==> flow/design.v <==
module ula(clock,rst,a,b,r,op,sb,sa,enable,sinA, sinB);
	input [7:0]a;
	input [7:0]b;
	input op;
	input clock;
	input rst;
	output reg [8:0]r;
	output sa, sb;
	input sinA;
	input sinB;
	reg saa;
	reg sbb;
	reg sinal;
	input enable;
	reg [6:0]aa;
	reg [6:0]bb;
	reg [7:0]rr;
	reg [7:0]rr_n;
	reg sinal_n;
	always @(*) begin
		saa = sinA;
		sbb = sinB;
		aa = a[6:0];
		bb = b[6:0];
		rr_n = rr;
		sinal_n = sinal;
		case(op)
			0: begin
				if(saa == 0 && sbb == 0)begin
					rr_n = aa + bb;
					sinal_n = 0;
				end
				if(saa == 1 && sbb == 0)begin
					if(aa > bb)begin
						rr_n = aa - bb;
						sinal_n = saa;
					end
					else begin
						rr_n = bb - aa;
						sinal_n = sbb;
					end
				end
				if(saa == 0 && sbb == 1)begin
					if(aa > bb)begin
						rr_n = aa - bb;
						sinal_n = saa;
					end
					else begin
						rr_n = bb - aa;
						sinal_n = sbb;
					end
				end
				if(saa == 1 && sbb == 1)begin
					rr_n = aa + bb;
					sinal_n = 1;
				end
			end	
			1: begin
			sbb = ~sbb;
			if(saa == 0 && sbb == 0)begin
					rr_n = aa + bb;
					sinal_n = 0;
				end
				if(saa == 1 && sbb == 0)begin
					if(aa > bb)begin
						rr_n = aa - bb;
						sinal_n = saa;
					end
					else begin
						rr_n = bb - aa;
						sinal_n = sbb;
					end
				end
				if(saa == 0 && sbb == 1)begin
					if(aa > bb)begin
						rr_n = aa - bb;
						sinal_n = saa;
					end
					else begin
						rr_n = bb - aa;
						sinal_n = sbb;
					end
				end
				if(saa == 1 && sbb == 1)begin
					rr_n = aa + bb;
					sinal_n = 1;
				end
			end	
		endcase
	end
	always @(posedge clock) begin
		if (rst) begin
			rr <= 0;
			sinal <= 0;
		end
		else begin
			rr <= rr_n;
			sinal <= sinal_n;
		end
	end
	always @(posedge clock) begin
		if (rst) begin
			r <= 0;
		end
		else if (rr==0) begin
			r[8] <= 1;
			r[7:0] <= rr;
		end
		else begin
			r[8] <= ~sinal;
			r[7:0] <= rr;
		end
	end
	assign sa = saa;
	assign sb = sbb;
endmodule
module bcdout(saida,saida1,saida2,in,enable);
	input [8:0] in;
	output reg [6:0]saida;
	output reg [6:0]saida1;
	output reg [6:0]saida2;
	input enable;
	reg sinal;
	reg [7:0]uni;
	reg [7:0]dez;
	reg [7:0]dezz;
	reg [7:0]cen;
	reg [6:0] su, sd, sc;
	reg [7:0] aux;
	always @(*) begin
		sinal = 0;
		aux = 0;
		uni = 0;
		dezz = 0;
		dez = 0;
		cen = 0;
		if (enable) begin
			sinal = in[8];
			aux[7:0] = in[7:0];
			uni = aux%10;
			dezz = aux%100;
			dez = dezz/10;
			cen = aux/100;
			case(uni)
				8'b00000000: 
					saida = 7'b0000001;
	            8'b00000001: 
					saida = 7'b1001111;
	            8'b00000010: 
					saida = 7'b0010010;
	            8'b00000011: 
					saida = 7'b0000110;
	            8'b00000100: 
					saida = 7'b1001100;
	            8'b00000101: 
					saida = 7'b0100100;
	            8'b00000110: 
					saida = 7'b0100000;
	            8'b00000111: 
					saida = 7'b0001111;
	            8'b00001000: 
					saida = 7'b0000000;
	            8'b00001001: 
					saida = 7'b0000100;
				default:
					saida = 7'b1111110;
        endcase
        		case(dez)
				8'b00000000: 
					saida1 = 7'b0000001;
	            8'b00000001: 
					saida1 = 7'b1001111;
	            8'b00000010: 
					saida1 = 7'b0010010;
	            8'b00000011: 
					saida1 = 7'b0000110;
	            8'b00000100: 
					saida1 = 7'b1001100;
	            8'b00000101: 
					saida1 = 7'b0100100;
	            8'b00000110: 
					saida1 = 7'b0100000;
	            8'b00000111: 
					saida1 = 7'b0001111;
	            8'b00001000: 
					saida1 = 7'b0000000;
	            8'b00001001: 
					saida1 = 7'b0000100;
				default:
					saida1 = 7'b1111110;
        endcase
        case(cen)
				8'b00000000: 
					saida2 = 7'b0000001;
	            8'b00000001: 
					saida2 = 7'b1001111;
				8'b00000010: 
					saida2 = 7'b0010010;
				default:
					saida2 = 7'b1111110;
        endcase
		end
		else begin
				saida = 7'b1111111;
				saida1 = 7'b1111111;
				saida2 = 7'b1111111;
			end	
	end
endmodule
module Remoto(clk,rst,entrada,comando,su,sd,suB,sdB,saida_1,saida1_1,saida2_1,soma_result_1,sinal_A,sinal_B);
parameter inicia            = 2'b00;   
parameter inicia_1          = 2'b01;    
parameter leitura           = 2'b10; 
parameter zera_B    = 3'b010;
parameter zera_tudo = 3'b011;
parameter soma      = 3'b100;
parameter sub       = 3'b101;
parameter muda_sinal= 3'b110;
parameter  DESLIGADO = 0;
parameter  ESPERA = 1;
parameter limite_um      =  4095; 
parameter lid_zero      =  3594;  
parameter  RECEBE_A_DEZ = 2;
parameter  RECEBE_A_UNI = 3;
parameter  MUDA_SINAL_A = 4;
parameter  RECEBE_A_DEZ_B = 5;
parameter  RECEBE_A_UNI_B = 6;
parameter  MUDA_SINAL_B = 7;
parameter  ZERA_TUDO = 8;	
parameter lid_um  			=  3281;  
parameter tempo_zero      =  648;
parameter tempo_bit  =  312;
input         clk;      
input         rst;
input         entrada;    
output reg [7:0] comando;
output reg[6:0] su;
output reg[6:0] sd;
output reg[6:0] suB;
output reg[6:0] sdB; 
wire [8:0] soma_result;
output reg [8:0] soma_result_1;
reg [4:0] estado_m;
reg [7:0] vetorA;
reg [7:0] vetorA_aux;
reg [7:0] vetorA_2;
reg [7:0] vetorA_1;
reg [7:0] vetorB;
reg [7:0] vetorB_aux;
reg [7:0] vetorB_1;
reg [7:0] vetorB_2;
reg on;
output reg sinal_A;
output reg sinal_B;
reg    [11:0] contado_inicial;            
reg           contado_inicial_flag;      
reg [26:0]delay;
reg [2:0]op;
wire [6:0] saida;
wire [6:0] saida1;
wire [6:0] saida2;
output [6:0] saida_1;
output [6:0] saida1_1;
output [6:0] saida2_1;
reg    [11:0] contador_inicial;           
reg           contador_inicial_flag;    
reg    [11:0] contagem;           
reg           contagem_flag;     
reg     [5:0] bitcount;              
reg     [1:0] estado;             
reg    [31:0] dados_control;        
reg nova_mensagem;
reg    [8:0] sr;
reg   [26:0] dl;        
assign saida_1 = saida;
assign saida1_1 = saida1;
assign saida2_1 = saida2;
ula G1(.clock(clk),.rst(rst),.a(vetorA),.b(vetorB),.r(soma_result),.op(op), .enable(on), .sinA(sinal_A),.sinB(sinal_B));
bcdout G2(.saida(saida),.saida1(saida1),.saida2(saida2),.in(soma_result_1),.enable(on));
always @(posedge clk )
if (rst)
			 contado_inicial <= 0;
else if ((estado == inicia) && !entrada)
			 contado_inicial <= contado_inicial + 1'b1;
		else                           
			 contado_inicial <= 0;	              		 	
always @(posedge clk)	
if (rst)
			 contador_inicial <= 0;
else if ((estado == inicia_1) && entrada)
			 contador_inicial <= contador_inicial + 1'b1;
		else  
			 contador_inicial <= 0;	            		 	
always @(posedge clk )
if (rst)
			 contagem <= 0;
else if ((estado == leitura) && entrada)
			 contagem <= contagem + 1'b1;
		else
			 contagem <= 1'b0;        
always @(posedge clk)
if (rst)
	     bitcount <= 6'b0;
else if (estado == leitura)
		begin
			if (contagem == tempo_bit)
					bitcount <= bitcount + 1'b1; 
		end   
	  else
	     bitcount <= 6'b0;
always @(posedge clk) 
		if (rst)
			estado <= inicia;
		else
			case (estado)
 			    inicia  : if (contado_inicial > lid_zero)  
			  	              estado <= inicia_1; 
			    inicia_1: if (contador_inicial > lid_um)
			  	              estado <= leitura;
			    leitura : if ((contagem >= limite_um) || (bitcount >= 33))
			  					      estado <= inicia;
	        default  : estado <= inicia; 
			 endcase
always @(posedge clk)
	  if (rst)
			 dados_control <= 0;
	  else if (estado == leitura)
		begin
			 if (contagem >= tempo_zero) 
			    dados_control[bitcount-1'b1] <= 1'b1;  
		end
		else
			 dados_control <= 0;
always @(posedge clk)
	  if (rst) begin
			comando <= 0;
			nova_mensagem <= 1'b0;
	  end
	  else if (bitcount == 32) begin
			 if (dados_control[31:24] == ~dados_control[23:16])
			 begin		
				comando[7:0] <= dados_control[23:16]; 
			 	nova_mensagem <= 1'b1;
			 end
			 else
				  nova_mensagem <= 1'b0 ;
		end
		else begin
			nova_mensagem <= 1'b0 ;
		end
always @(posedge clk) begin
	sr = soma_result_1;
	dl = delay;
	if (rst) begin
		estado_m <= DESLIGADO;
		on <= 0;
		op <= 1;
		vetorA <= 8'b11111111;
		vetorB <= 8'b11111111;
		sinal_A <= 0;
		sinal_B <= 0;
		soma_result_1 <= 0;
		delay <= 0;
	end
	else begin
	if(sr==0)begin
		sr=9'b000000000;
	end
	else if(!on && sr[8]==0) begin
		sr[8]=1'b1;
	end
	case(estado_m)
		DESLIGADO: begin
				if(comando == 8'b00010010 && nova_mensagem)begin
					estado_m <= ESPERA;
					on <= 1;
					vetorA<=0;
					vetorB<=0;
					op<=0;
					if(soma_result==0)begin
						sr=9'b000000000;
					end
				end
			end
		ESPERA:begin
				if(comando == 8'b00010010 && nova_mensagem)begin 
					vetorA<=8'b11111111;
					vetorB<=8'b11111111;
					sr = 9'b100000000;
					estado_m <= DESLIGADO;
					on<=0;
				end
				else if(comando == 8'b00001111)begin  
					estado_m <=  RECEBE_A_DEZ;
					vetorA<=0;
					sinal_A<=0;
					sr = 9'b100000000;
				end
				else if(comando == 8'b00010000)begin  
					estado_m <=  ZERA_TUDO;
					vetorA<=0;
					vetorB<=0;
					sinal_A<=0;
					sinal_B<=0;
					sr = 9'b100000000;
				end
				else if(comando == 8'b00010011)begin 
					estado_m <= RECEBE_A_DEZ_B;
					vetorB<=0;
					sinal_B<=0;
					sr = 9'b100000000;
				end
				else if(comando == 8'b00011010)begin 
					op<=0;
					if(soma_result==0)begin
						sr=9'b000000000;
					end
					else begin
						sr = soma_result;
					end
				end
				else if(comando == 8'b00011110)begin 
					op<=1;
					if(soma_result==0)begin
						sr=9'b000000000;
					end
					else begin
					sr = soma_result;
					end
				end
			end
		ZERA_TUDO:begin
				estado_m <= RECEBE_A_DEZ;
				sr = 9'b100000000;
		end
		RECEBE_A_DEZ_B:begin
				if(comando >= 0 && comando < 10)begin
					vetorB <=comando;
					sinal_B <=0;
					estado_m <= RECEBE_A_UNI_B;
					dl = 0;
				end
			end	
		RECEBE_A_DEZ:begin
				if(comando >= 0 && comando < 10)begin
					vetorA <= comando;
					sinal_A <=0;
					estado_m <= RECEBE_A_UNI;
					dl = 0;
				end
			end	
		RECEBE_A_UNI:begin
			dl = dl + 1'b1;
				if((dl > 78125 && (comando >= 0 && comando < 10)) && nova_mensagem)begin
					vetorA<=vetorA * 10 + comando;
					estado_m <= MUDA_SINAL_A;
					dl = 0;
				end
				else if((dl > 78125 && comando > 9) && nova_mensagem)begin
					estado_m <= MUDA_SINAL_A;
					dl = 0;
				end
			end
		RECEBE_A_UNI_B:begin
			dl = dl + 1'b1;
				if((dl > 78125 && (comando >= 0 && comando < 10)) && nova_mensagem)begin
					vetorB<=vetorB * 10 + comando;
					estado_m <= MUDA_SINAL_B;
					dl = 0;
				end
				else if((dl > 78125 && comando > 9) && nova_mensagem)begin
					estado_m <= MUDA_SINAL_B;
					dl = 0;
				end
			end
		MUDA_SINAL_A:begin
			if(comando == 8'b00001100)begin
				sinal_A<=~sinal_A;
				estado_m <=ESPERA;
			end
			else if(comando > 9 && comando != 8'b00001100)begin
				estado_m <=ESPERA;
			end
		end
		MUDA_SINAL_B:begin
			if(comando == 8'b00001100 )begin
				sinal_B<=~sinal_B;
				estado_m <=ESPERA;
			end
			else if(comando > 9 && comando != 8'b00001100)begin
				estado_m <=ESPERA;
			end
		end
	endcase	
	soma_result_1 <= sr;
	delay <= dl;
	end
end
always @(*) begin
		vetorA_1 = 0;
		vetorA_2 = 0;
		su = 7'b1111111;
		sd = 7'b1111111;
		if(vetorA > 200) begin
			su = 7'b1111111;
			sd = 7'b1111111;
		end
		else begin
			vetorA_1 = vetorA%10;
			vetorA_2 = vetorA/10;
			case(vetorA_1)
				0: 
					su = 7'b0000001;
	            1: 
					su = 7'b1001111;
	            2: 
					su = 7'b0010010;
	            3: 
					su = 7'b0000110;
	            4: 
					su = 7'b1001100;
	            5: 
					su = 7'b0100100;
	            6: 
					su = 7'b0100000;
	            7: 
					su = 7'b0001111;
	            8: 
					su = 7'b0000000;
	            9: 
					su = 7'b0000100;
        endcase
	        case(vetorA_2)
		        	0: 
		        		sd = 7'b0000001;
			        1: 
			        	sd = 7'b1001111;
			        2: 
			        	sd = 7'b0010010;
			        3: 
			        	sd = 7'b0000110;
			        4: 
			        	sd = 7'b1001100;
			        5: 
			        	sd = 7'b0100100;
			        6: 
			        	sd = 7'b0100000;
			        7: 
			        	sd = 7'b0001111;
			        8: 
			        	sd = 7'b0000000;
			        9: 
			        	sd = 7'b0000100;
			endcase
		end	
	end
	always @(*) begin
		vetorB_1 = 0;
		vetorB_2 = 0;
		suB = 7'b1111111;
		sdB = 7'b1111111;
		if(vetorB > 200) begin
			suB = 7'b1111111;
			sdB = 7'b1111111;
		end
		else begin
			vetorB_1 = vetorB%10;
			vetorB_2 = vetorB/10;
			case(vetorB_1)
					0: 
						suB = 7'b0000001;
		            1: 
						suB = 7'b1001111;
		            2: 
						suB = 7'b0010010;
		            3: 
						suB = 7'b0000110;
		            4: 
						suB = 7'b1001100;
		            5: 
						suB = 7'b0100100;
		            6: 
						suB = 7'b0100000;
		            7: 
						suB = 7'b0001111;
		            8: 
						suB = 7'b0000000;
		            9: 
						suB = 7'b0000100;
	        endcase
	        case(vetorB_2)
		        	0: 
		        		sdB = 7'b0000001;
			        1: 
			        	sdB = 7'b1001111;
			        2: 
			        	sdB = 7'b0010010;
			        3: 
			        	sdB = 7'b0000110;
			        4: 
			        	sdB = 7'b1001100;
			        5: 
			        	sdB = 7'b0100100;
			        6: 
			        	sdB = 7'b0100000;
			        7: 
			        	sdB = 7'b0001111;
			        8: 
			        	sdB = 7'b0000000;
			        9: 
			        	sdB = 7'b0000100;
			endcase
		end
	end	
endmodule
======== Reports on Remoto ========
What the tools print for Remoto, step after step.
Line numbers count from 1 in the design file above.
Library cell names are shortened.
Not given: --
set-up
  top module .............................. Remoto
  clock port .............................. clk
  cell library ............................ sky130hd
  corner .................................. tt_025C_1v80

======== Word level ========
Yosys after proc, flatten, opt, wreduce and memory -nomap, before mapping. Memory bits, and registers merged into a memory's read port (data or address), are not among the register bits. Print and check cells are not counted.
Memory sizes are those after Yosys's memory passes, which may raise the word count (mostly to a power of two), join words into wider ones and drop unused or constant bits.
word-level totals
  input port bits ......................... 3
  ROM bits ................................ 672
  register bits after elaboration ......... 164
  memory cells ............................ 6
  word-level cells ........................ 291
operators by class
  div/mod/pow operators ................... 8
  muxes and demuxes ....................... 108
  bitwise logic cells ..................... 14
  $add $sub $neg .......................... 12
  $lt $le $gt $ge ......................... 12
  shifts and indexed selects .............. 1
  eq/ne operators ......................... 51
  multipliers ............................. 2
  reductions and logical operators ........ 56
memories
  memory           depth  bits a word  rd ports  write ports  line  text
  (no name shown)  16     7            1         0            569   case(vetorB_1)
  (no name shown)  16     7            1         0            591   case(vetorB_2)
  (no name shown)  16     7            1         0            511   case(vetorA_1)
  (no name shown)  16     7            1         0            533   case(vetorA_2)
  (no name shown)  16     7            1         0            144   case(uni)
  (no name shown)  16     7            1         0            168   case(dez)
operators by type and width
  cell                                                                                number
  8-bit by 4-bit divider with 32-bit output (second input constant)                   3
  8-bit by 4-bit modulo with 32-bit output (second input constant)                    3
  8-bit by 7-bit divider with 32-bit output (second input constant)                   1
  8-bit by 7-bit modulo with 32-bit output (second input constant)                    1
  8-bit 2-to-1 mux                                                                    21
  7-bit 2-to-1 mux                                                                    13
  27-bit 2-to-1 mux                                                                   3
  9-bit 2-to-1 mux                                                                    9
  5-bit 2-to-1 mux                                                                    13
  8-bit case mux with 4-bit select                                                    2
  27-bit case mux with 2-bit select                                                   1
  8-bit by 3-bit multiplier with 7-bit output (second input constant)                 2
  8-bit by 5-bit == test with 1-bit output (second input constant)                    5
  5-bit case mux with 8-bit select                                                    1
  12-bit by 1-bit adder with 12-bit output (second input constant)                    3
  1-bit 2-to-1 mux                                                                    33
  1-bit by 7-bit variable shift with 32-bit output (first input constant)             1
  32-bit AND                                                                          1
  32-bit OR                                                                           1
  32-bit inverter                                                                     1
  2-bit inequality test (second input constant)                                       15
  27-bit by 1-bit adder with 27-bit output (second input constant)                    1
  27-bit by 17-bit greater-than comparator with 1-bit output (second input constant)  1
  9-bit case mux with 3-bit select                                                    1
  12-bit greater-than comparator (second input constant)                              2
  4-bit logical NOT                                                                   6
  7-bit case mux with 3-bit select                                                    1
  5-bit by 3-bit == test with 1-bit output (second input constant)                    4
Other operator kinds: 57; their cells: 115.

======== Logic depth ========
Depth = most cells in a row (Yosys ltp): at word level without a register or memory, in the mapped netlist without a sequential cell, where the memories' decode and read muxes count.
logic depth
  depth after elaboration ................. 11
  ABC_AREA ................................ 0
  gate-level depth with buffers ........... 28
  mapped depth without buffers ............ 26

======== Synthesis result ========
Source: synth_stat.txt of the flow (Yosys; design flattened, memories mapped). It holds for the ABC_AREA given above (unset counts as 0); a run with the other value may have another netlist.
cell types
  type      number
  dfxtp_1   153
  ha_1      120
  nor2_1    204
  a21oi_1   125
  o21ai_0   125
  nand2_1   154
  xnor2_1   59
  xor2_1    52
  nand3_1   65
  mux2i_1   29
  inv_1     71
  nor3_1    52
  o31ai_1   32
  clkbuf_1  61
  a21o_1    25
  and3_1    27
  a221oi_1  19
  nor2b_1   26
Other cell types: 83; their cells: 387.
synthesis totals
  cell count .............................. 1786
  flip-flops .............................. 153
  synthesis area .......................... 13534.2 um^2
  buffers ................................. 87
By module: a second synthesis without flattening, with its own total; a netlist apart from the flattened one above.
unflattened totals
  cell total of the unflattened synthesis .. 2001
  area total of the unflattened synthesis .. 15224.6 um^2
Each row is one instance without its submodules.
modules
  module  sequential area (um^2)  area (um^2)  instances  cells
  Remoto  2702.6                  10690.3      1          1362
  bcdout  0.0                     2909.0       1          442
  ula     360.3                   1625.3       1          197

======== Timing after synthesis ========
Source: OpenSTA report_checks on the synthesized netlist (no wires, ideal clock, input and output delay 20% of the period each), path of least setup slack; recovery checks are left aside. Register names are those of the netlist, which keeps one name where synthesis merged equal registers.
timing path post-synthesis
  path type ............................... register to output
  start point ............................. register soma_result_1[4]
  end point ............................... output saida1_1[5]
  path slack .............................. 5.514 ns
  buffers on the path ..................... 2
  driving pins on the path ................ 27
  arrival ................................. 5.686 ns
  launch time at the first pin ............ 0.000 ns
  required time ........................... 11.200 ns
  external output delay ................... 2.800 ns
  period .................................. 14.0 ns
  delay of the path ....................... 5.686 ns
  period reached after synthesis .......... 8.486 ns
"delay of the path" is the arrival time less input delay plus setup time.
A path that ends at an output port has no setup time.
"driving pins on the path": output pins that drive a net of the path, with the launching flip-flop's if there is one; two outputs of one cell count as two.
"period reached after synthesis" = period - worst setup slack (recovery checks aside). The figure is calculated, with input and output delays left at 20% of the set period.
Between the ends stands the longest chain of elaborated cells between them, by number of cells; it is not shown to be the way that was timed. Of several equally long chains one is given.
Each line given opens the expression or statement behind the cell; cells for indexed reads and writes are added by Yosys, which also makes memories of some case tables.
A memory read counts as a cell of the chain, while the word-level depth stops at memories.
between the ends, post-synthesis
  path through ............................ dfxtp_1 > buf_4 > inv_1 > ha_1 > or2_1 > a21oi_2 > inv_1 > ha_1 > o31ai_1 > nor4_1 > nor2_1 > ha_1 > or3_1 > ha_1 > o21ai_0 > o211ai_1 > a211o_1 > buf_2 > maj3_2 > mux2_2 > a221o_1 > o21ai_2 > inv_1 > ha_1 > inv_1 > a21boi_0 > o21ai_0
  length of the longest elaborated chain .. 5
  elaborated cells between the ends (all ways) .. 6
RTL lines, path post-synthesis
  what                                       line  text
  start: declaration                         242   output reg [8:0] soma_result_1;
  start: assignment                          362   soma_result_1 <= 0;
  start: assignment                          495   soma_result_1 <= sr;
  8-bit by 7-bit modulo with 32-bit output   141   dezz = aux%100;
  8-bit by 4-bit divider with 32-bit output  142   dez = dezz/10;
  memory read 16 x 7 bit                     168   case(dez)
  7-bit 2-to-1 mux                           168
  7-bit 2-to-1 mux                           137   if (enable) begin
  end: declaration                           263   output [6:0] saida1_1;

======== Path in the finished layout ========
Path of least setup slack in the final report of flow run A (OpenROAD, finished layout, wires in). Where an end is a register, its clock arrival counts in the times.
timing path after layout
  path type ............................... register to output
  start point ............................. register soma_result_1[5]
  end point ............................... output saida1_1[5]
  period .................................. 18.6 ns
  buffers on the path ..................... 1
  driving pins on the path ................ 25
  path slack .............................. 7.22 ns
  arrival ................................. 7.66 ns
  required time ........................... 14.88 ns
  external output delay ................... 3.72 ns
  launch time at the first pin ............ 0.45 ns
Between the ends stands the longest chain of elaborated cells between them, by number of cells; it is not shown to be the way that was timed. Of several equally long chains one is given.
A memory read counts as a cell of the chain, while the word-level depth stops at memories.
between the ends, after layout
  path through ............................ dfxtp_1 > inv_1 > ha_1 > o211ai_1 > and2_1 > a21boi_0 > o21a_1 > nor4_1 > nor2_1 > ha_1 > or3_1 > ha_1 > o21ai_0 > o211ai_1 > nor2_1 > o22a_1 > mux2_2 > a221o_1 > o21ai_2 > inv_1 > ha_1 > inv_1 > a21boi_0 > o21ai_0 > clkdlybuf4s50_1
  length of the longest elaborated chain .. 5
  elaborated cells between the ends (all ways) .. 6
RTL lines, path after layout
  what                                       line  text
  start: declaration                         242   output reg [8:0] soma_result_1;
  start: assignment                          362   soma_result_1 <= 0;
  start: assignment                          495   soma_result_1 <= sr;
  8-bit by 7-bit modulo with 32-bit output   141   dezz = aux%100;
  8-bit by 4-bit divider with 32-bit output  142   dez = dezz/10;
  memory read 16 x 7 bit                     168   case(dez)
  7-bit 2-to-1 mux                           168
  7-bit 2-to-1 mux                           137   if (enable) begin
  end: declaration                           263   output [6:0] saida1_1;

Measured data: module Remoto, platform sky130hd, 2 stored runs of the flow under differing settings, order arbitrary. Input and output delays are each 20% of the period that was set; the output load is 0.01 pF.
"worst setup path time (ns)" = time allowed to the worst setup path (clock period - input delay - output delay, where it has them) - its slack; a late launch clock adds to it, a late capture clock takes from it.
"finish__power__total" is the tool's figure for a default switching activity; nothing was simulated.

Flow files of flow run A
==> flow/run.sh <==
#!/bin/bash
# the make line also repeats the synthesis and layout settings of config.mk as NAME=value (left out here)
make -C /OpenROAD-flow-scripts/flow DESIGN_CONFIG=/design/flow/config.mk WORK_HOME=/design/flow/orfs CLKGATE_MAP_FILE= finish
==> flow/config.mk <==
export PLATFORM = sky130hd
export DESIGN_NAME = Remoto
export DESIGN_NICKNAME = Remoto
export VERILOG_FILES = /design/flow/design.v
export SDC_FILE = /design/flow/constraint.sdc
export NUM_CORES = 4
export LEC_CHECK = 0
export CAP_MARGIN = 35
export CELL_PAD_IN_SITES_GLOBAL_PLACEMENT = 2
export CORE_ASPECT_RATIO = 0.58
export CORE_MARGIN = 2
export CORE_UTILIZATION = 20
export CTS_CLUSTER_DIAMETER = 344
export MIN_ROUTING_LAYER = met2
export PLACE_DENSITY_LB_ADDON = 0.04
export SETUP_SLACK_MARGIN = 2.6
export SLEW_MARGIN = 20
==> flow/constraint.sdc <==
create_clock -name core_clock -period 18.6 [get_ports {clk}]
set_input_delay 3.7200 -clock core_clock [delete_from_list [all_inputs] [get_ports {clk}]]
set_output_delay 3.7200 -clock core_clock [all_outputs]
set_load 0.01 [all_outputs]

report of flow run A
yosys chip area after synthesis (um^2): 13534.2
finish__design__die__area: 69845.9
finish__design__instance__utilization: 0.2364
finish__timing__setup__ws: 7.217
finish__power__total: 7.025e-04
worst setup path time (ns): 7.66
worst setup path kind: register to output

Flow files of flow run B
==> flow/run.sh <==
#!/bin/bash
# the make line also repeats the synthesis and layout settings of config.mk as NAME=value (left out here)
make -C /OpenROAD-flow-scripts/flow DESIGN_CONFIG=/design/flow/config.mk WORK_HOME=/design/flow/orfs CLKGATE_MAP_FILE= finish
==> flow/config.mk <==
export PLATFORM = sky130hd
export DESIGN_NAME = Remoto
export DESIGN_NICKNAME = Remoto
export VERILOG_FILES = /design/flow/design.v
export SDC_FILE = /design/flow/constraint.sdc
export NUM_CORES = 4
export LEC_CHECK = 0
export CAP_MARGIN = 5
export CELL_PAD_IN_SITES_DETAIL_PLACEMENT = 2
export CORE_ASPECT_RATIO = 0.59
export CORE_MARGIN = 2
export CORE_UTILIZATION = 31
export GPL_TIMING_DRIVEN = 0
export MIN_ROUTING_LAYER = met1
export PLACE_DENSITY_LB_ADDON = 0.05
export SLEW_MARGIN = 5
export TNS_END_PERCENT = 20
==> flow/constraint.sdc <==
create_clock -name core_clock -period 12.7 [get_ports {clk}]
set_input_delay 2.5400 -clock core_clock [delete_from_list [all_inputs] [get_ports {clk}]]
set_output_delay 2.5400 -clock core_clock [all_outputs]
set_load 0.01 [all_outputs]

report of flow run B
yosys chip area after synthesis (um^2): 13534.2
finish__design__die__area: 45404.7
finish__design__instance__utilization: 0.3635
finish__timing__setup__ws: 2.453
finish__power__total: 1.046e-03
worst setup path time (ns): 7.71
worst setup path kind: register to output
